==> flow/design.v <==
module ram_tester
#(
     parameter AXI_ID           = 0
)
(
     input          clk_i
    ,input          rst_i
    ,input          cfg_awvalid_i
    ,input  [31:0]  cfg_awaddr_i
    ,input          cfg_wvalid_i
    ,input  [31:0]  cfg_wdata_i
    ,input  [3:0]   cfg_wstrb_i
    ,input          cfg_bready_i
    ,input          cfg_arvalid_i
    ,input  [31:0]  cfg_araddr_i
    ,input          cfg_rready_i
    ,input          outport_awready_i
    ,input          outport_wready_i
    ,input          outport_bvalid_i
    ,input  [1:0]   outport_bresp_i
    ,input  [3:0]   outport_bid_i
    ,input          outport_arready_i
    ,input          outport_rvalid_i
    ,input  [31:0]  outport_rdata_i
    ,input  [1:0]   outport_rresp_i
    ,input  [3:0]   outport_rid_i
    ,input          outport_rlast_i
    ,output         cfg_awready_o
    ,output         cfg_wready_o
    ,output         cfg_bvalid_o
    ,output [1:0]   cfg_bresp_o
    ,output         cfg_arready_o
    ,output         cfg_rvalid_o
    ,output [31:0]  cfg_rdata_o
    ,output [1:0]   cfg_rresp_o
    ,output         outport_awvalid_o
    ,output [31:0]  outport_awaddr_o
    ,output [3:0]   outport_awid_o
    ,output [7:0]   outport_awlen_o
    ,output [1:0]   outport_awburst_o
    ,output         outport_wvalid_o
    ,output [31:0]  outport_wdata_o
    ,output [3:0]   outport_wstrb_o
    ,output         outport_wlast_o
    ,output         outport_bready_o
    ,output         outport_arvalid_o
    ,output [31:0]  outport_araddr_o
    ,output [3:0]   outport_arid_o
    ,output [7:0]   outport_arlen_o
    ,output [1:0]   outport_arburst_o
    ,output         outport_rready_o
);
reg awvalid_q;
reg wvalid_q;
wire wr_cmd_accepted_w  = (cfg_awvalid_i && cfg_awready_o) || awvalid_q;
wire wr_data_accepted_w = (cfg_wvalid_i  && cfg_wready_o)  || wvalid_q;
always @ (posedge clk_i or posedge rst_i)
if (rst_i)
    awvalid_q <= 1'b0;
else if (cfg_awvalid_i && cfg_awready_o && !wr_data_accepted_w)
    awvalid_q <= 1'b1;
else if (wr_data_accepted_w)
    awvalid_q <= 1'b0;
always @ (posedge clk_i or posedge rst_i)
if (rst_i)
    wvalid_q <= 1'b0;
else if (cfg_wvalid_i && cfg_wready_o && !wr_cmd_accepted_w)
    wvalid_q <= 1'b1;
else if (wr_cmd_accepted_w)
    wvalid_q <= 1'b0;
reg [7:0] wr_addr_q;
always @ (posedge clk_i or posedge rst_i)
if (rst_i)
    wr_addr_q <= 8'b0;
else if (cfg_awvalid_i && cfg_awready_o)
    wr_addr_q <= cfg_awaddr_i[7:0];
wire [7:0] wr_addr_w = awvalid_q ? wr_addr_q : cfg_awaddr_i[7:0];
reg [31:0] wr_data_q;
always @ (posedge clk_i or posedge rst_i)
if (rst_i)
    wr_data_q <= 32'b0;
else if (cfg_wvalid_i && cfg_wready_o)
    wr_data_q <= cfg_wdata_i;
wire [31:0] wr_data_w = wvalid_q ? wr_data_q : cfg_wdata_i;
wire read_en_w  = cfg_arvalid_i & cfg_arready_o;
wire write_en_w = wr_cmd_accepted_w && wr_data_accepted_w;
assign cfg_arready_o = ~cfg_rvalid_o;
assign cfg_awready_o = ~cfg_bvalid_o && ~cfg_arvalid_i && ~awvalid_q;
assign cfg_wready_o  = ~cfg_bvalid_o && ~cfg_arvalid_i && ~wvalid_q;
reg ram_test_cfg_wr_q;
always @ (posedge clk_i or posedge rst_i)
if (rst_i)
    ram_test_cfg_wr_q <= 1'b0;
else if (write_en_w && (wr_addr_w[7:0] == 8'h0))
    ram_test_cfg_wr_q <= 1'b1;
else
    ram_test_cfg_wr_q <= 1'b0;
reg [3:0]  ram_test_cfg_burst_len_q;
always @ (posedge clk_i or posedge rst_i)
if (rst_i)
    ram_test_cfg_burst_len_q <= 4'd0;
else if (write_en_w && (wr_addr_w[7:0] == 8'h0))
    ram_test_cfg_burst_len_q <= wr_data_w[31:28];
wire [3:0]  ram_test_cfg_burst_len_out_w = ram_test_cfg_burst_len_q;
reg        ram_test_cfg_read_q;
always @ (posedge clk_i or posedge rst_i)
if (rst_i)
    ram_test_cfg_read_q <= 1'd0;
else if (write_en_w && (wr_addr_w[7:0] == 8'h0))
    ram_test_cfg_read_q <= wr_data_w[8:8];
wire        ram_test_cfg_read_out_w = ram_test_cfg_read_q;
reg        ram_test_cfg_rnd_delay_q;
always @ (posedge clk_i or posedge rst_i)
if (rst_i)
    ram_test_cfg_rnd_delay_q <= 1'd0;
else if (write_en_w && (wr_addr_w[7:0] == 8'h0))
    ram_test_cfg_rnd_delay_q <= wr_data_w[7:7];
wire        ram_test_cfg_rnd_delay_out_w = ram_test_cfg_rnd_delay_q;
reg        ram_test_cfg_user_q;
always @ (posedge clk_i or posedge rst_i)
if (rst_i)
    ram_test_cfg_user_q <= 1'd0;
else if (write_en_w && (wr_addr_w[7:0] == 8'h0))
    ram_test_cfg_user_q <= wr_data_w[3:3];
else
    ram_test_cfg_user_q <= 1'd0;
wire        ram_test_cfg_user_out_w = ram_test_cfg_user_q;
reg        ram_test_cfg_incr_q;
always @ (posedge clk_i or posedge rst_i)
if (rst_i)
    ram_test_cfg_incr_q <= 1'd0;
else if (write_en_w && (wr_addr_w[7:0] == 8'h0))
    ram_test_cfg_incr_q <= wr_data_w[2:2];
else
    ram_test_cfg_incr_q <= 1'd0;
wire        ram_test_cfg_incr_out_w = ram_test_cfg_incr_q;
reg        ram_test_cfg_ones_q;
always @ (posedge clk_i or posedge rst_i)
if (rst_i)
    ram_test_cfg_ones_q <= 1'd0;
else if (write_en_w && (wr_addr_w[7:0] == 8'h0))
    ram_test_cfg_ones_q <= wr_data_w[1:1];
else
    ram_test_cfg_ones_q <= 1'd0;
wire        ram_test_cfg_ones_out_w = ram_test_cfg_ones_q;
reg        ram_test_cfg_zero_q;
always @ (posedge clk_i or posedge rst_i)
if (rst_i)
    ram_test_cfg_zero_q <= 1'd0;
else if (write_en_w && (wr_addr_w[7:0] == 8'h0))
    ram_test_cfg_zero_q <= wr_data_w[0:0];
else
    ram_test_cfg_zero_q <= 1'd0;
wire        ram_test_cfg_zero_out_w = ram_test_cfg_zero_q;
reg ram_test_base_wr_q;
always @ (posedge clk_i or posedge rst_i)
if (rst_i)
    ram_test_base_wr_q <= 1'b0;
else if (write_en_w && (wr_addr_w[7:0] == 8'h4))
    ram_test_base_wr_q <= 1'b1;
else
    ram_test_base_wr_q <= 1'b0;
reg [31:0]  ram_test_base_addr_q;
always @ (posedge clk_i or posedge rst_i)
if (rst_i)
    ram_test_base_addr_q <= 32'd0;
else if (write_en_w && (wr_addr_w[7:0] == 8'h4))
    ram_test_base_addr_q <= wr_data_w[31:0];
wire [31:0]  ram_test_base_addr_out_w = ram_test_base_addr_q;
reg ram_test_end_wr_q;
always @ (posedge clk_i or posedge rst_i)
if (rst_i)
    ram_test_end_wr_q <= 1'b0;
else if (write_en_w && (wr_addr_w[7:0] == 8'h8))
    ram_test_end_wr_q <= 1'b1;
else
    ram_test_end_wr_q <= 1'b0;
reg [31:0]  ram_test_end_addr_q;
always @ (posedge clk_i or posedge rst_i)
if (rst_i)
    ram_test_end_addr_q <= 32'd0;
else if (write_en_w && (wr_addr_w[7:0] == 8'h8))
    ram_test_end_addr_q <= wr_data_w[31:0];
wire [31:0]  ram_test_end_addr_out_w = ram_test_end_addr_q;
reg ram_test_sts_wr_q;
always @ (posedge clk_i or posedge rst_i)
if (rst_i)
    ram_test_sts_wr_q <= 1'b0;
else if (write_en_w && (wr_addr_w[7:0] == 8'hc))
    ram_test_sts_wr_q <= 1'b1;
else
    ram_test_sts_wr_q <= 1'b0;
reg ram_test_current_wr_q;
always @ (posedge clk_i or posedge rst_i)
if (rst_i)
    ram_test_current_wr_q <= 1'b0;
else if (write_en_w && (wr_addr_w[7:0] == 8'h10))
    ram_test_current_wr_q <= 1'b1;
else
    ram_test_current_wr_q <= 1'b0;
reg ram_test_write_wr_q;
always @ (posedge clk_i or posedge rst_i)
if (rst_i)
    ram_test_write_wr_q <= 1'b0;
else if (write_en_w && (wr_addr_w[7:0] == 8'h14))
    ram_test_write_wr_q <= 1'b1;
else
    ram_test_write_wr_q <= 1'b0;
reg [31:0]  ram_test_write_pattern_q;
always @ (posedge clk_i or posedge rst_i)
if (rst_i)
    ram_test_write_pattern_q <= 32'd0;
else if (write_en_w && (wr_addr_w[7:0] == 8'h14))
    ram_test_write_pattern_q <= wr_data_w[31:0];
wire [31:0]  ram_test_write_pattern_out_w = ram_test_write_pattern_q;
reg ram_test_time_wr_q;
always @ (posedge clk_i or posedge rst_i)
if (rst_i)
    ram_test_time_wr_q <= 1'b0;
else if (write_en_w && (wr_addr_w[7:0] == 8'h18))
    ram_test_time_wr_q <= 1'b1;
else
    ram_test_time_wr_q <= 1'b0;
reg ram_test_errors_wr_q;
always @ (posedge clk_i or posedge rst_i)
if (rst_i)
    ram_test_errors_wr_q <= 1'b0;
else if (write_en_w && (wr_addr_w[7:0] == 8'h1c))
    ram_test_errors_wr_q <= 1'b1;
else
    ram_test_errors_wr_q <= 1'b0;
reg ram_test_last_wr_q;
always @ (posedge clk_i or posedge rst_i)
if (rst_i)
    ram_test_last_wr_q <= 1'b0;
else if (write_en_w && (wr_addr_w[7:0] == 8'h20))
    ram_test_last_wr_q <= 1'b1;
else
    ram_test_last_wr_q <= 1'b0;
wire        ram_test_sts_busy_in_w;
wire [31:0]  ram_test_current_addr_in_w;
wire [31:0]  ram_test_time_cycles_in_w;
wire [31:0]  ram_test_errors_count_in_w;
wire [31:0]  ram_test_last_rd_data_in_w;
reg [31:0] data_r;
always @ *
begin
    data_r = 32'b0;
    case (cfg_araddr_i[7:0])
    8'h0:
    begin
        data_r[31:28] = ram_test_cfg_burst_len_q;
        data_r[8:8] = ram_test_cfg_read_q;
        data_r[7:7] = ram_test_cfg_rnd_delay_q;
    end
    8'h4:
    begin
        data_r[31:0] = ram_test_base_addr_q;
    end
    8'h8:
    begin
        data_r[31:0] = ram_test_end_addr_q;
    end
    8'hc:
    begin
        data_r[0:0] = ram_test_sts_busy_in_w;
    end
    8'h10:
    begin
        data_r[31:0] = ram_test_current_addr_in_w;
    end
    8'h14:
    begin
        data_r[31:0] = ram_test_write_pattern_q;
    end
    8'h18:
    begin
        data_r[31:0] = ram_test_time_cycles_in_w;
    end
    8'h1c:
    begin
        data_r[31:0] = ram_test_errors_count_in_w;
    end
    8'h20:
    begin
        data_r[31:0] = ram_test_last_rd_data_in_w;
    end
    default :
        data_r = 32'b0;
    endcase
end
reg rvalid_q;
always @ (posedge clk_i or posedge rst_i)
if (rst_i)
    rvalid_q <= 1'b0;
else if (read_en_w)
    rvalid_q <= 1'b1;
else if (cfg_rready_i)
    rvalid_q <= 1'b0;
assign cfg_rvalid_o = rvalid_q;
reg [31:0] rd_data_q;
always @ (posedge clk_i or posedge rst_i)
if (rst_i)
    rd_data_q <= 32'b0;
else if (!cfg_rvalid_o || cfg_rready_i)
    rd_data_q <= data_r;
assign cfg_rdata_o = rd_data_q;
assign cfg_rresp_o = 2'b0;
reg bvalid_q;
always @ (posedge clk_i or posedge rst_i)
if (rst_i)
    bvalid_q <= 1'b0;
else if (write_en_w)
    bvalid_q <= 1'b1;
else if (cfg_bready_i)
    bvalid_q <= 1'b0;
assign cfg_bvalid_o = bvalid_q;
assign cfg_bresp_o  = 2'b0;
wire [31:0] buffer_base_w     = {ram_test_base_addr_out_w[31:2], 2'b0};
wire [31:0] buffer_end_w      = {ram_test_end_addr_out_w[31:2],  2'b0};
wire [31:0] user_data_w       = ram_test_write_pattern_out_w;
wire        cfg_zero_w        = ram_test_cfg_zero_out_w;
wire        cfg_ones_w        = ram_test_cfg_ones_out_w;
wire        cfg_incr_w        = ram_test_cfg_incr_out_w;
wire        cfg_user_w        = ram_test_cfg_user_out_w;
wire        cfg_dly_w         = ram_test_cfg_rnd_delay_out_w;
wire        cfg_read_w        = ram_test_cfg_read_out_w;
wire        awvalid_w;
wire        arvalid_w;
wire [31:0] axaddr_w;
wire [7:0]  axlen_w;
wire        wvalid_w;
wire [31:0] wdata_w;
wire [3:0]  wstrb_w;
wire        wlast_w;
wire        accept_w;
reg [31:0]  current_addr_q;
reg [31:0]  outstanding_q;
reg         burst_q;
reg [7:0]   burst_cnt_q;
localparam STATE_W          = 3;
localparam STATE_IDLE       = 3'd0;
localparam STATE_ZERO       = 3'd1;
localparam STATE_ONES       = 3'd2;
localparam STATE_INCR       = 3'd3;
localparam STATE_USER       = 3'd4;
localparam STATE_WAIT       = 3'd5;
reg [STATE_W-1:0] state_q;
reg [STATE_W-1:0] next_state_r;
always @ *
begin
    next_state_r = state_q;
    case (state_q)
    STATE_IDLE :
    begin
        if (cfg_zero_w)
            next_state_r  = STATE_ZERO;
        else if (cfg_ones_w)
            next_state_r  = STATE_ONES;
        else if (cfg_incr_w)
            next_state_r  = STATE_INCR;
        else if (cfg_user_w)
            next_state_r  = STATE_USER;
    end
    STATE_ZERO, STATE_ONES, STATE_INCR, STATE_USER:
    begin
        if (current_addr_q == buffer_end_w && !burst_q)
            next_state_r = STATE_WAIT;
    end
    STATE_WAIT:
    begin
        if (outstanding_q == 32'd0)
            next_state_r = STATE_IDLE;
    end
    default :
       ;
    endcase
end
always @ (posedge clk_i or posedge rst_i)
if (rst_i)
    state_q <= STATE_IDLE;
else
    state_q <= next_state_r;
wire [3:0] rand_w;
ram_lfsr
#(
    .BITS(4),
    .N(16),
    .POLYNOMIAL(16'h8810)
)
u_rand
(
    .clk_i(clk_i),
    .rst_i(rst_i),
    .random_o(rand_w)
);
reg [31:0]  outstanding_r;
always @ *
begin
    outstanding_r = outstanding_q;
    if ((arvalid_w || awvalid_w) && accept_w)
        outstanding_r = outstanding_r + 32'd1;
    if (outport_bvalid_i && outport_bready_o)
        outstanding_r = outstanding_r - 32'd1;
    else if (outport_rvalid_i && outport_rlast_i && outport_rready_o)
        outstanding_r = outstanding_r - 32'd1;
end
always @ (posedge clk_i or posedge rst_i)
if (rst_i) 
    outstanding_q <= 32'b0;
else
    outstanding_q <= outstanding_r;
reg [3:0] delay_q;
always @ (posedge clk_i or posedge rst_i)
if (rst_i) 
    delay_q <= 4'b0;
else if ((awvalid_w || arvalid_w || wvalid_w) && accept_w)
    delay_q <= rand_w;
else if (delay_q != 4'b0)
    delay_q <= delay_q - 4'd1;
wire valid_w = (!cfg_dly_w || delay_q == 4'b0) &&
               (current_addr_q != buffer_end_w || burst_q) &&
               (state_q != STATE_IDLE && state_q != STATE_WAIT);
reg [7:0]   burst_length_r;
wire [31:0] remaining_w    = buffer_end_w - current_addr_q - 32'd4;
wire [31:0] remain_words_w = {2'b0, remaining_w[31:2]};
wire [31:0] max_words_w    = {28'b0, ram_test_cfg_burst_len_out_w};
always @ *
begin
    burst_length_r = 8'b0;
    if (remain_words_w > max_words_w)
        burst_length_r = max_words_w[7:0];
    else if (remain_words_w[7:0] == 8'd1 || 
             remain_words_w[7:0] == 8'd3 ||
             remain_words_w[7:0] == 8'd7)
        burst_length_r = remain_words_w[7:0];
end
wire [31:0] length_bytes_w = {22'b0, burst_length_r + 8'd1, 2'b0};
assign axlen_w = burst_length_r;
always @ (posedge clk_i or posedge rst_i)
if (rst_i) 
    burst_q <= 1'b0;
else if (awvalid_w && accept_w && axlen_w != 8'b0)
    burst_q <= 1'b1;
else if (wvalid_w && accept_w && burst_cnt_q == 8'b0)
    burst_q <= 1'b0;
always @ (posedge clk_i or posedge rst_i)
if (rst_i) 
    burst_cnt_q <= 8'b0;
else if (awvalid_w && accept_w)
    burst_cnt_q <= axlen_w - 8'd1;
else if (wvalid_w && accept_w)
    burst_cnt_q <= burst_cnt_q - 8'd1;
always @ (posedge clk_i or posedge rst_i)
if (rst_i) 
    current_addr_q <= 32'b0;
else if ((state_q == STATE_IDLE) && (next_state_r != STATE_IDLE))
    current_addr_q <= buffer_base_w;
else if (state_q != STATE_IDLE && (awvalid_w || arvalid_w) && accept_w)
    current_addr_q <= {current_addr_q[31:2], 2'b0} + length_bytes_w;
assign awvalid_w                  = valid_w & ~burst_q & ~cfg_read_w;
assign arvalid_w                  = valid_w & cfg_read_w;
assign axaddr_w                   = current_addr_q;
assign ram_test_current_addr_in_w = current_addr_q;
reg [31:0] write_data_q;
reg        cfg_inc_q;
always @ (posedge clk_i or posedge rst_i)
if (rst_i) 
    cfg_inc_q <= 1'b0;
else if (state_q == STATE_IDLE && next_state_r == STATE_INCR)
    cfg_inc_q <= 1'b1;
else if (state_q == STATE_IDLE)
    cfg_inc_q <= 1'b0;
always @ (posedge clk_i or posedge rst_i)
if (rst_i) 
    write_data_q <= 32'b0;
else if ((state_q == STATE_IDLE) && (next_state_r != STATE_IDLE))
begin
    if (next_state_r == STATE_ONES)
        write_data_q <= 32'hFFFFFFFF;
    else if (next_state_r == STATE_INCR)
        write_data_q <= 32'h33221100;
    else if (next_state_r == STATE_USER)
        write_data_q <= user_data_w;
    else
        write_data_q <= 32'b0;
end
else if (cfg_inc_q && wvalid_w && accept_w)
    write_data_q <= write_data_q + 32'h44444444;
else if (cfg_inc_q && outport_rvalid_i && outport_rready_o)
    write_data_q <= write_data_q + 32'h44444444;
assign wvalid_w = (burst_q | awvalid_w) & valid_w;
assign wdata_w  = write_data_q;
assign wstrb_w  = 4'hF;
assign wlast_w  = burst_q ? (burst_cnt_q == 8'd0) : (axlen_w == 8'd0);
reg [31:0] error_count_q;
always @ (posedge clk_i or posedge rst_i)
if (rst_i) 
    error_count_q <= 32'b0;
else if ((state_q == STATE_IDLE) && (next_state_r != STATE_IDLE))
    error_count_q <= 32'b0;
else if (outport_rvalid_i && outport_rready_o && outport_rdata_i != write_data_q)
    error_count_q <= error_count_q + 32'd1;
assign ram_test_errors_count_in_w = error_count_q;
reg [31:0] last_data_q;
always @ (posedge clk_i or posedge rst_i)
if (rst_i) 
    last_data_q <= 32'b0;
else if ((state_q == STATE_IDLE) && (next_state_r != STATE_IDLE))
    last_data_q <= 32'b0;
else if (outport_rvalid_i && outport_rready_o)
    last_data_q <= outport_rdata_i;
assign ram_test_last_rd_data_in_w = last_data_q;
reg [31:0] cycles_q;
always @ (posedge clk_i or posedge rst_i)
if (rst_i) 
    cycles_q <= 32'b0;
else if ((state_q == STATE_IDLE) && (next_state_r != STATE_IDLE))
    cycles_q <= 32'b0;
else if (state_q != STATE_IDLE)
    cycles_q <= cycles_q + 32'd1;
assign ram_test_time_cycles_in_w = cycles_q - 32'd2;  
wire        axi_valid_w;
wire        axi_awvalid_w;
wire        axi_arvalid_w;
wire        axi_wvalid_w;
wire        axi_pop_w;
generic_fifo
#(
     .WIDTH(1+1+32+8+1+32+4+1)
    ,.DEPTH(8)
    ,.ADDR_W(3)
)
u_request
(
     .clk_i(clk_i)
    ,.rst_i(rst_i)
    ,.push_i(awvalid_w | arvalid_w | wvalid_w)
    ,.data_in_i({awvalid_w, arvalid_w, axaddr_w, axlen_w, wvalid_w, wdata_w, wstrb_w, wlast_w})
    ,.accept_o(accept_w)
    ,.valid_o(axi_valid_w)
    ,.data_out_o({axi_awvalid_w, axi_arvalid_w, outport_awaddr_o, outport_awlen_o, 
                  axi_wvalid_w, outport_wdata_o, outport_wstrb_o, outport_wlast_o})
    ,.pop_i(axi_pop_w)
);
reg axi_awvalid_q;
reg axi_wvalid_q;
always @ (posedge clk_i or posedge rst_i)
if (rst_i) 
    axi_awvalid_q <= 1'b0;
else if (outport_awvalid_o && outport_awready_i && (outport_wvalid_o && !outport_wready_i))
    axi_awvalid_q <= 1'b1;
else if (axi_pop_w)
    axi_awvalid_q <= 1'b0;
always @ (posedge clk_i or posedge rst_i)
if (rst_i) 
    axi_wvalid_q <= 1'b0;
else if (outport_wvalid_o && outport_wready_i && (outport_awvalid_o && !outport_awready_i))
    axi_wvalid_q <= 1'b1;
else if (axi_pop_w)
    axi_wvalid_q <= 1'b0;
assign outport_awvalid_o = axi_valid_w & axi_awvalid_w & ~axi_awvalid_q;
assign outport_awid_o    = AXI_ID;
assign outport_awburst_o = 2'b01;
assign outport_wvalid_o  = axi_valid_w & axi_wvalid_w  & ~axi_wvalid_q;
assign outport_bready_o  = 1'b1;
assign outport_arvalid_o = axi_valid_w & axi_arvalid_w;
assign outport_arid_o    = AXI_ID;
assign outport_araddr_o  = outport_awaddr_o;
assign outport_arlen_o   = outport_awlen_o;
assign outport_arburst_o = outport_awburst_o;
assign outport_rready_o  = 1'b1;
assign axi_pop_w = (outport_arvalid_o   && outport_arready_i) ||
                   (((outport_awvalid_o && outport_awready_i) || axi_awvalid_q || !axi_awvalid_w) &&
                    ((outport_wvalid_o  && outport_wready_i)  || axi_wvalid_q || !axi_wvalid_w) && !axi_arvalid_w);
assign ram_test_sts_busy_in_w = (state_q != STATE_IDLE);
endmodule
module ram_lfsr
#(
  parameter POLYNOMIAL = 4'h9,
  parameter N          = 4,
  parameter BITS       = 4
)
(
  input  clk_i,
  input  rst_i,
  output [BITS-1:0] random_o
);
reg [N-1:0] data_q;
reg [N-1:0] data_next_r;
reg         feedback_r;
integer i;
always @* 
begin
  data_next_r = data_q;
  for (i=0; i<BITS; i=i+1)
  begin
    feedback_r  = ^( POLYNOMIAL & data_next_r);
    data_next_r = {data_next_r[N-2:0], ~feedback_r};
  end
end
always @ (posedge clk_i or posedge rst_i)
if (rst_i) 
    data_q <= 'b0;
else
    data_q <= data_next_r;
assign random_o = data_q[N-1:N-BITS];
endmodule
module generic_fifo
#(
    parameter WIDTH   = 8,
    parameter DEPTH   = 4,
    parameter ADDR_W  = 2
)
(
     input               clk_i
    ,input               rst_i
    ,input  [WIDTH-1:0]  data_in_i
    ,input               push_i
    ,input               pop_i
    ,output [WIDTH-1:0]  data_out_o
    ,output              accept_o
    ,output              valid_o
);
localparam COUNT_W = ADDR_W + 1;
reg [WIDTH-1:0]   ram_q[DEPTH-1:0];
reg [ADDR_W-1:0]  rd_ptr_q;
reg [ADDR_W-1:0]  wr_ptr_q;
reg [COUNT_W-1:0] count_q;
always @ (posedge clk_i or posedge rst_i)
if (rst_i)
begin
    count_q   <= {(COUNT_W) {1'b0}};
    rd_ptr_q  <= {(ADDR_W) {1'b0}};
    wr_ptr_q  <= {(ADDR_W) {1'b0}};
end
else
begin
    if (push_i & accept_o)
    begin
        ram_q[wr_ptr_q] <= data_in_i;
        wr_ptr_q        <= wr_ptr_q + 1;
    end
    if (pop_i & valid_o)
        rd_ptr_q      <= rd_ptr_q + 1;
    if ((push_i & accept_o) & ~(pop_i & valid_o))
        count_q <= count_q + 1;
    else if (~(push_i & accept_o) & (pop_i & valid_o))
        count_q <= count_q - 1;
end
/*verilator lint_off WIDTH*/
assign valid_o       = (count_q != 0);
assign accept_o      = (count_q != DEPTH);
/*verilator lint_on WIDTH*/
assign data_out_o    = ram_q[rd_ptr_q];
endmodule
* From RTL to reports: ram_tester
The steps from the RTL of ram_tester to its reports follow in flow order.
Line numbers count from 1 in the design file above.
Not given: n/a
- Design top :: ram_tester
- Clock port :: clk_i
- Cell library :: sky130hd
- Timing corner :: tt_025C_1v80

* Word-level counts
Source: Yosys, flattened and elaborated. Widths are those after wreduce. Registers that Yosys merges into a memory's read port (data or address) are not register bits. Print and check cells do not count. Equal cells are merged and count once.
- Register bits :: 1027
- Output and inout bits :: 175
- Word-level cells :: 302
- Add/sub/neg operators :: 17
- Order comparisons :: 1
- Eq/ne operators :: 41
- Mux-type cells :: 61
- Bitwise operators :: 33
- Reduce/logical cells :: 107
** Operators with widths (number)
- 80-bit case mux with 8-bit select :: 1
- 32-bit 2-to-1 mux :: 18
- 19-bit case mux with 7-bit select :: 1
- 32-bit by 1-bit adder with 32-bit output with constant B :: 3
- 16-bit XOR reduction :: 4
- 32-bit inequality test :: 2
- 6-bit case mux with 7-bit select :: 1
- 1-bit logical AND :: 40
- 8-bit by 5-bit == test with 1-bit output with constant B :: 5
- 8-bit 2-to-1 mux :: 5
- 3-bit == test with constant B :: 11
- 32-bit by 1-bit subtractor with 32-bit output with constant B :: 1
- 32-bit by 10-bit adder with 32-bit output :: 1
- 32-bit by 2-bit subtractor with 32-bit output with constant B :: 1
- 32-bit by 3-bit subtractor with 32-bit output with constant B :: 1
- 32-bit by 31-bit adder with 32-bit output with constant B :: 1
- 32-bit subtractor :: 1
- 32-bit == test :: 1
- 32-bit zero test :: 1
- 8-bit zero test :: 4
- 4-bit case mux with 8-bit select :: 1
- 2-bit nonzero test :: 15
- 30-bit by 4-bit > comparator with 1-bit output :: 1
- 3-bit by 2-bit == test with 1-bit output with constant B :: 8
- 3-bit AND reduction :: 8
- 8-bit by 3-bit == test with 1-bit output with constant B :: 3
- 8-bit by 4-bit == test with 1-bit output with constant B :: 3
- 1-bit case mux with 8-bit select :: 3
Not listed: further kinds 26, cells in them 115.

* Longest topological paths
Depth = most cells in a row (Yosys ltp): at word level without a register or memory, in the mapped netlist without a sequential cell, where the memories' decode and read muxes count.
- Depth in word-level cells :: 14
- ABC_AREA :: 0
- Depth in mapped cells :: 31
- Gate-level depth less buffers :: 30

* Netlist
Source: synth_stat.txt of the flow (Yosys; design flattened, memories mapped). It holds for the ABC_AREA given above (unset counts as 0); a run with the other value may have another netlist.
- Mapped cells :: 4062
- Chip area (Yosys) :: 47326.6 µm²
- Sequential part of the area :: 28212.1 µm²
- Flip-flop cells :: 1009
** Cell types
- sky130_fd_sc_hd__edfxtp_1 :: number 592, total area 1.78E+04 µm²
- sky130_fd_sc_hd__dfrtp_1 :: number 417, total area 1.04E+04 µm²
- sky130_fd_sc_hd__mux2_2 :: number 178, total area 2E+03 µm²
- sky130_fd_sc_hd__nor2_1 :: number 377, total area 1.42E+03 µm²
- sky130_fd_sc_hd__nand2_1 :: number 364, total area 1366.31 µm²
- sky130_fd_sc_hd__a21oi_1 :: number 253, total area 1.27E+03 µm²
- sky130_fd_sc_hd__ha_1 :: number 98, total area 1.23E+03 µm²
- sky130_fd_sc_hd__a222oi_1 :: number 119, total area 1.19E+03 µm²
- sky130_fd_sc_hd__xor2_1 :: number 119, total area 1042.25 µm²
- sky130_fd_sc_hd__mux2i_1 :: number 82, total area 820.787 µm²
- sky130_fd_sc_hd__xnor2_1 :: number 92, total area 805.773 µm²
- sky130_fd_sc_hd__clkbuf_1 :: number 193, total area 724.445 µm²
- sky130_fd_sc_hd__o21ai_0 :: number 142, total area 710.682 µm²
- sky130_fd_sc_hd__a41oi_1 :: number 68, total area 595.571 µm²
- sky130_fd_sc_hd__inv_1 :: number 154, total area 578.054 µm²
- sky130_fd_sc_hd__buf_4 :: number 66, total area 495.475 µm²
- sky130_fd_sc_hd__nand3_1 :: number 98, total area 490.47 µm²
- sky130_fd_sc_hd__nor3_1 :: number 81, total area 405.389 µm²
Other cell types: 66; their cells: 569.
The figures by module come from a second, unflattened synthesis with its own total; it is not the netlist above.
- Cells (unflattened synthesis) :: 4143
- Area total of the unflattened synthesis :: 49587.6 µm²
Each row is one instance without its submodules.
** By module
- generic_fifo :: instances 1, cells 1351, area 24569.8 µm², seq. area 19468.7 µm²
- ram_tester :: instances 1, cells 2771, area 24523.5 µm², seq. area 9784.4 µm²
- ram_lfsr :: instances 1, cells 21, area 494.2 µm², seq. area 400.4 µm²

* Worst setup path after synthesis
Source: OpenSTA report_checks on the synthesized netlist (no wires, ideal clock, input and output delay 20% of the period each), path of least setup slack; recovery checks are left aside. Register names are those of the netlist, which keeps one name where synthesis merged equal registers.
- Kind :: register -> register
- Start point :: register current_addr_q[2]
- End point :: register current_addr_q[30]
- Clock period :: 10000 ps
- Launch time at the first pin :: 0 ps
- Data arrival time :: 6552 ps
- Setup slack :: 3354 ps
- Delay of the path :: 6646 ps
- Stages on the path :: 28
- Buffers on the path :: 1
- Synthesis period reached :: 6646 ps
"delay of the path" is the arrival time less input delay plus setup time.
"stages on the path": output pins that drive a net of the path, with the launching flip-flop's if there is one; two outputs of one cell count as two.
"synthesis period reached" = period - worst setup slack (recovery checks aside). The figure is calculated, with input and output delays left at 20% of the set period.
The rows between start and end are the longest chain of elaborated cells between them; the timing report does not say that the signal goes this way. Where chains are equally long, one stands for them.
A line is the first line of the expression or statement that the cell stems from. Yosys adds cells for indexed reads and writes and turns some case tables into memories.
At most two assigning lines are given for a register; there are more.
- Cell sequence :: sky130_fd_sc_hd__dfrtp_1 sky130_fd_sc_hd__ha_1 sky130_fd_sc_hd__inv_1 sky130_fd_sc_hd__fa_1 sky130_fd_sc_hd__a21o_1 sky130_fd_sc_hd__a221oi_2 sky130_fd_sc_hd__nor2_1 sky130_fd_sc_hd__nor3_1 sky130_fd_sc_hd__o211ai_1 sky130_fd_sc_hd__a2111o_1 sky130_fd_sc_hd__or4_1 sky130_fd_sc_hd__nor4b_2 sky130_fd_sc_hd__buf_6 sky130_fd_sc_hd__mux2i_1 sky130_fd_sc_hd__ha_1 sky130_fd_sc_hd__inv_1 sky130_fd_sc_hd__fa_1 sky130_fd_sc_hd__nor2b_1 sky130_fd_sc_hd__o21ai_0 sky130_fd_sc_hd__a21oi_1 sky130_fd_sc_hd__o21ai_0 sky130_fd_sc_hd__a21oi_1 sky130_fd_sc_hd__o21ai_0 sky130_fd_sc_hd__a211oi_1 sky130_fd_sc_hd__nand3_1 sky130_fd_sc_hd__nor2_1 sky130_fd_sc_hd__nor3_1 sky130_fd_sc_hd__a211oi_1
- Length of the longest elaborated chain :: 11
- Elaborated cells on any way between the ends :: 31
** Ends and longest elaborated chain, post-synthesis
- from (decl) :: line 337 : reg [31:0]  current_addr_q;
- from (assign) :: line 458 : current_addr_q <= buffer_base_w;
- from (assign) :: line 460 : current_addr_q <= {current_addr_q[31:2], 2'b0} + length_bytes_w;
- 32-bit subtractor :: line 425 : wire [31:0] remaining_w    = buffer_end_w - current_addr_q - 32'd4;
- 32-bit by 3-bit subtractor with 32-bit output :: line 425
- 8-bit by 1-bit == test with 1-bit output :: line 433 : else if (remain_words_w[7:0] == 8'd1 ||
- 1-bit logical OR x2 :: line 433
- 8-bit 2-to-1 mux :: line 433
- 8-bit 2-to-1 mux :: line 431 : if (remain_words_w > max_words_w)
- 8-bit by 1-bit adder with 8-bit output :: line 438 : wire [31:0] length_bytes_w = {22'b0, burst_length_r + 8'd1, 2'b0};
- 32-bit by 10-bit adder with 32-bit output :: line 460
- 32-bit 2-to-1 mux :: line 459 : else if (state_q != STATE_IDLE && (awvalid_w || arvalid_w) && accept_w)
- 32-bit 2-to-1 mux :: line 457 : else if ((state_q == STATE_IDLE) && (next_state_r != STATE_IDLE))
- to (assign) :: line 458
- to (assign) :: line 460
- to (decl) :: line 337

* Worst path after layout
Path of least setup slack in the final report of flow run 2 (OpenROAD, finished layout, wires in). Where an end is a register, its clock arrival counts in the times.
The path's times are printed in steps of 10 ps; the period is the one set.
- Kind :: register -> register
- Start point :: register current_addr_q[2]
- End point :: register current_addr_q[30]
- Clock period :: 10000 ps
- Launch time at the first pin :: 680 ps
- Data arrival time :: 9300 ps
- Setup slack :: 1310 ps
- Stages on the path :: 29
- Buffers on the path :: 2
The rows between start and end are the longest chain of elaborated cells between them; the timing report does not say that the signal goes this way. Where chains are equally long, one stands for them.
At most two assigning lines are given for a register; there are more.
- Cell sequence :: sky130_fd_sc_hd__dfrtp_1 sky130_fd_sc_hd__ha_1 sky130_fd_sc_hd__inv_1 sky130_fd_sc_hd__fa_1 sky130_fd_sc_hd__a21o_1 sky130_fd_sc_hd__a221oi_2 sky130_fd_sc_hd__nor2_1 sky130_fd_sc_hd__nor3_1 sky130_fd_sc_hd__o211ai_1 sky130_fd_sc_hd__a2111o_1 sky130_fd_sc_hd__or4_1 sky130_fd_sc_hd__nor4b_2 sky130_fd_sc_hd__buf_4 sky130_fd_sc_hd__mux2i_1 sky130_fd_sc_hd__ha_1 sky130_fd_sc_hd__inv_1 sky130_fd_sc_hd__fa_1 sky130_fd_sc_hd__nor2b_1 sky130_fd_sc_hd__o21ai_0 sky130_fd_sc_hd__a21oi_1 sky130_fd_sc_hd__o21ai_0 sky130_fd_sc_hd__a21oi_1 sky130_fd_sc_hd__o21ai_0 sky130_fd_sc_hd__a211oi_1 sky130_fd_sc_hd__buf_4 sky130_fd_sc_hd__nand3_1 sky130_fd_sc_hd__nor2_1 sky130_fd_sc_hd__nor3_1 sky130_fd_sc_hd__a211oi_1
- Length of the longest elaborated chain :: 11
- Elaborated cells on any way between the ends :: 31
** Ends and longest elaborated chain, after layout
- from (decl) :: line 337 : reg [31:0]  current_addr_q;
- from (assign) :: line 458 : current_addr_q <= buffer_base_w;
- from (assign) :: line 460 : current_addr_q <= {current_addr_q[31:2], 2'b0} + length_bytes_w;
- 32-bit subtractor :: line 425 : wire [31:0] remaining_w    = buffer_end_w - current_addr_q - 32'd4;
- 32-bit by 3-bit subtractor with 32-bit output :: line 425
- 8-bit by 1-bit == test with 1-bit output :: line 433 : else if (remain_words_w[7:0] == 8'd1 ||
- 1-bit logical OR x2 :: line 433
- 8-bit 2-to-1 mux :: line 433
- 8-bit 2-to-1 mux :: line 431 : if (remain_words_w > max_words_w)
- 8-bit by 1-bit adder with 8-bit output :: line 438 : wire [31:0] length_bytes_w = {22'b0, burst_length_r + 8'd1, 2'b0};
- 32-bit by 10-bit adder with 32-bit output :: line 460
- 32-bit 2-to-1 mux :: line 459 : else if (state_q != STATE_IDLE && (awvalid_w || arvalid_w) && accept_w)
- 32-bit 2-to-1 mux :: line 457 : else if ((state_q == STATE_IDLE) && (next_state_r != STATE_IDLE))
- to (assign) :: line 458
- to (assign) :: line 460
- to (decl) :: line 337

Subject: flow runs of ram_tester

Hi,

Flow measurements of ram_tester on sky130hd: 6 stored runs with different settings, listed in no order. Input and output delays are each 20% of the period that was set; the output load is 0.01 pF.
"achieved period": clock period set for the run, less the worst setup slack. It is reckoned from that one timing run; input and output delays stay at 20% of the period that was set.
By "time of the worst setup path" is meant the share of the clock period that the worst setup path is allowed (20% is reserved at inputs, 20% at outputs), minus its slack. Clock arrival times at its registers enter into it.
"total power of the final layout": no workload was simulated; the value follows from the tool's default switching activity.
"time of the worst setup path" is known to 10 ps.

** Flow run 1
- Settings :: CELL_PAD_IN_SITES_GLOBAL_PLACEMENT=2; CORE_MARGIN=5; CORE_UTILIZATION=68; CTS_CLUSTER_DIAMETER=73; MAX_ROUTING_LAYER=met4; MIN_ROUTING_LAYER=met1; PLACE_DENSITY=0.94; SLEW_MARGIN=40; period_ns=12.7; CAP_MARGIN=20
- Outcome :: no final report: placement broke off with GPL-0301

** Flow run 2
- Settings :: CORE_UTILIZATION=40; period_ns=10.0; CAP_MARGIN=20; CORE_MARGIN=2; SLEW_MARGIN=20
- Setup slack of the critical path :: 1308 ps
- Utilization after routing :: 0.462
- Post-route setup TNS :: 0 ps
- Die outline area :: 121083.0 µm²
- Synthesis area :: 47326.6 µm²
- Total power of the final layout :: 17737 uW
- Time of the worst setup path :: 8690 ps
- Worst path kind :: register -> register
- Achieved period :: 8692 ps
- Post-route worst hold slack :: 350 ps

** Flow run 3
- Settings :: CORE_UTILIZATION=32; period_ns=8.96; CAP_MARGIN=20; CORE_MARGIN=2; SLEW_MARGIN=20
- Setup slack of the critical path :: 657 ps
- Utilization after routing :: 0.374
- Post-route setup TNS :: 0 ps
- Die outline area :: 150987.0 µm²
- Synthesis area :: 47326.6 µm²
- Total power of the final layout :: 19955 uW
- Time of the worst setup path :: 8300 ps
- Worst path kind :: register -> register
- Achieved period :: 8303 ps
- Post-route worst hold slack :: 349 ps

** Flow run 4
- Settings :: CAP_MARGIN=20; CELL_PAD_IN_SITES_DETAIL_PLACEMENT=1; CORE_ASPECT_RATIO=1.88; CORE_UTILIZATION=31; CTS_CLUSTER_DIAMETER=299; GPL_ROUTABILITY_DRIVEN=0; GPL_TIMING_DRIVEN=1; HOLD_SLACK_MARGIN=0.11; MAX_ROUTING_LAYER=met5; MIN_ROUTING_LAYER=met2; SLEW_MARGIN=15; period_ns=14.4; CORE_MARGIN=2
- Setup slack of the critical path :: 5024 ps
- Utilization after routing :: 0.362
- Post-route setup TNS :: 0 ps
- Die outline area :: 155965.0 µm²
- Synthesis area :: 47326.6 µm²
- Total power of the final layout :: 12781 uW
- Time of the worst setup path :: 9380 ps
- Worst path kind :: register -> register
- Achieved period :: 9376 ps
- Post-route worst hold slack :: 352 ps

** Flow run 5
- Settings :: CAP_MARGIN=25; CORE_MARGIN=2; CORE_UTILIZATION=20; GPL_ROUTABILITY_DRIVEN=0; MIN_ROUTING_LAYER=met2; PLACE_DENSITY_LB_ADDON=0.03; TNS_END_PERCENT=15; period_ns=15.2; SLEW_MARGIN=20
- Setup slack of the critical path :: 6100 ps
- Utilization after routing :: 0.246
- Post-route setup TNS :: 0 ps
- Die outline area :: 240541.0 µm²
- Synthesis area :: 47326.6 µm²
- Total power of the final layout :: 13078 uW
- Time of the worst setup path :: 9100 ps
- Worst path kind :: register -> register
- Achieved period :: 9100 ps
- Post-route worst hold slack :: 342 ps

** Flow run 6
- Settings :: CELL_PAD_IN_SITES_GLOBAL_PLACEMENT=3; CORE_MARGIN=4; CORE_UTILIZATION=32; CTS_CLUSTER_DIAMETER=73; MIN_ROUTING_LAYER=met1; PLACE_DENSITY=0.94; SLEW_MARGIN=10; period_ns=8.01; CAP_MARGIN=20
- Setup slack of the critical path :: 595 ps
- Utilization after routing :: 0.38
- Post-route setup TNS :: 0 ps
- Die outline area :: 154111.0 µm²
- Synthesis area :: 47326.6 µm²
- Total power of the final layout :: 22684 uW
- Time of the worst setup path :: 7420 ps
- Worst path kind :: register -> register
- Achieved period :: 7415 ps
- Post-route worst hold slack :: 342 ps

Regards
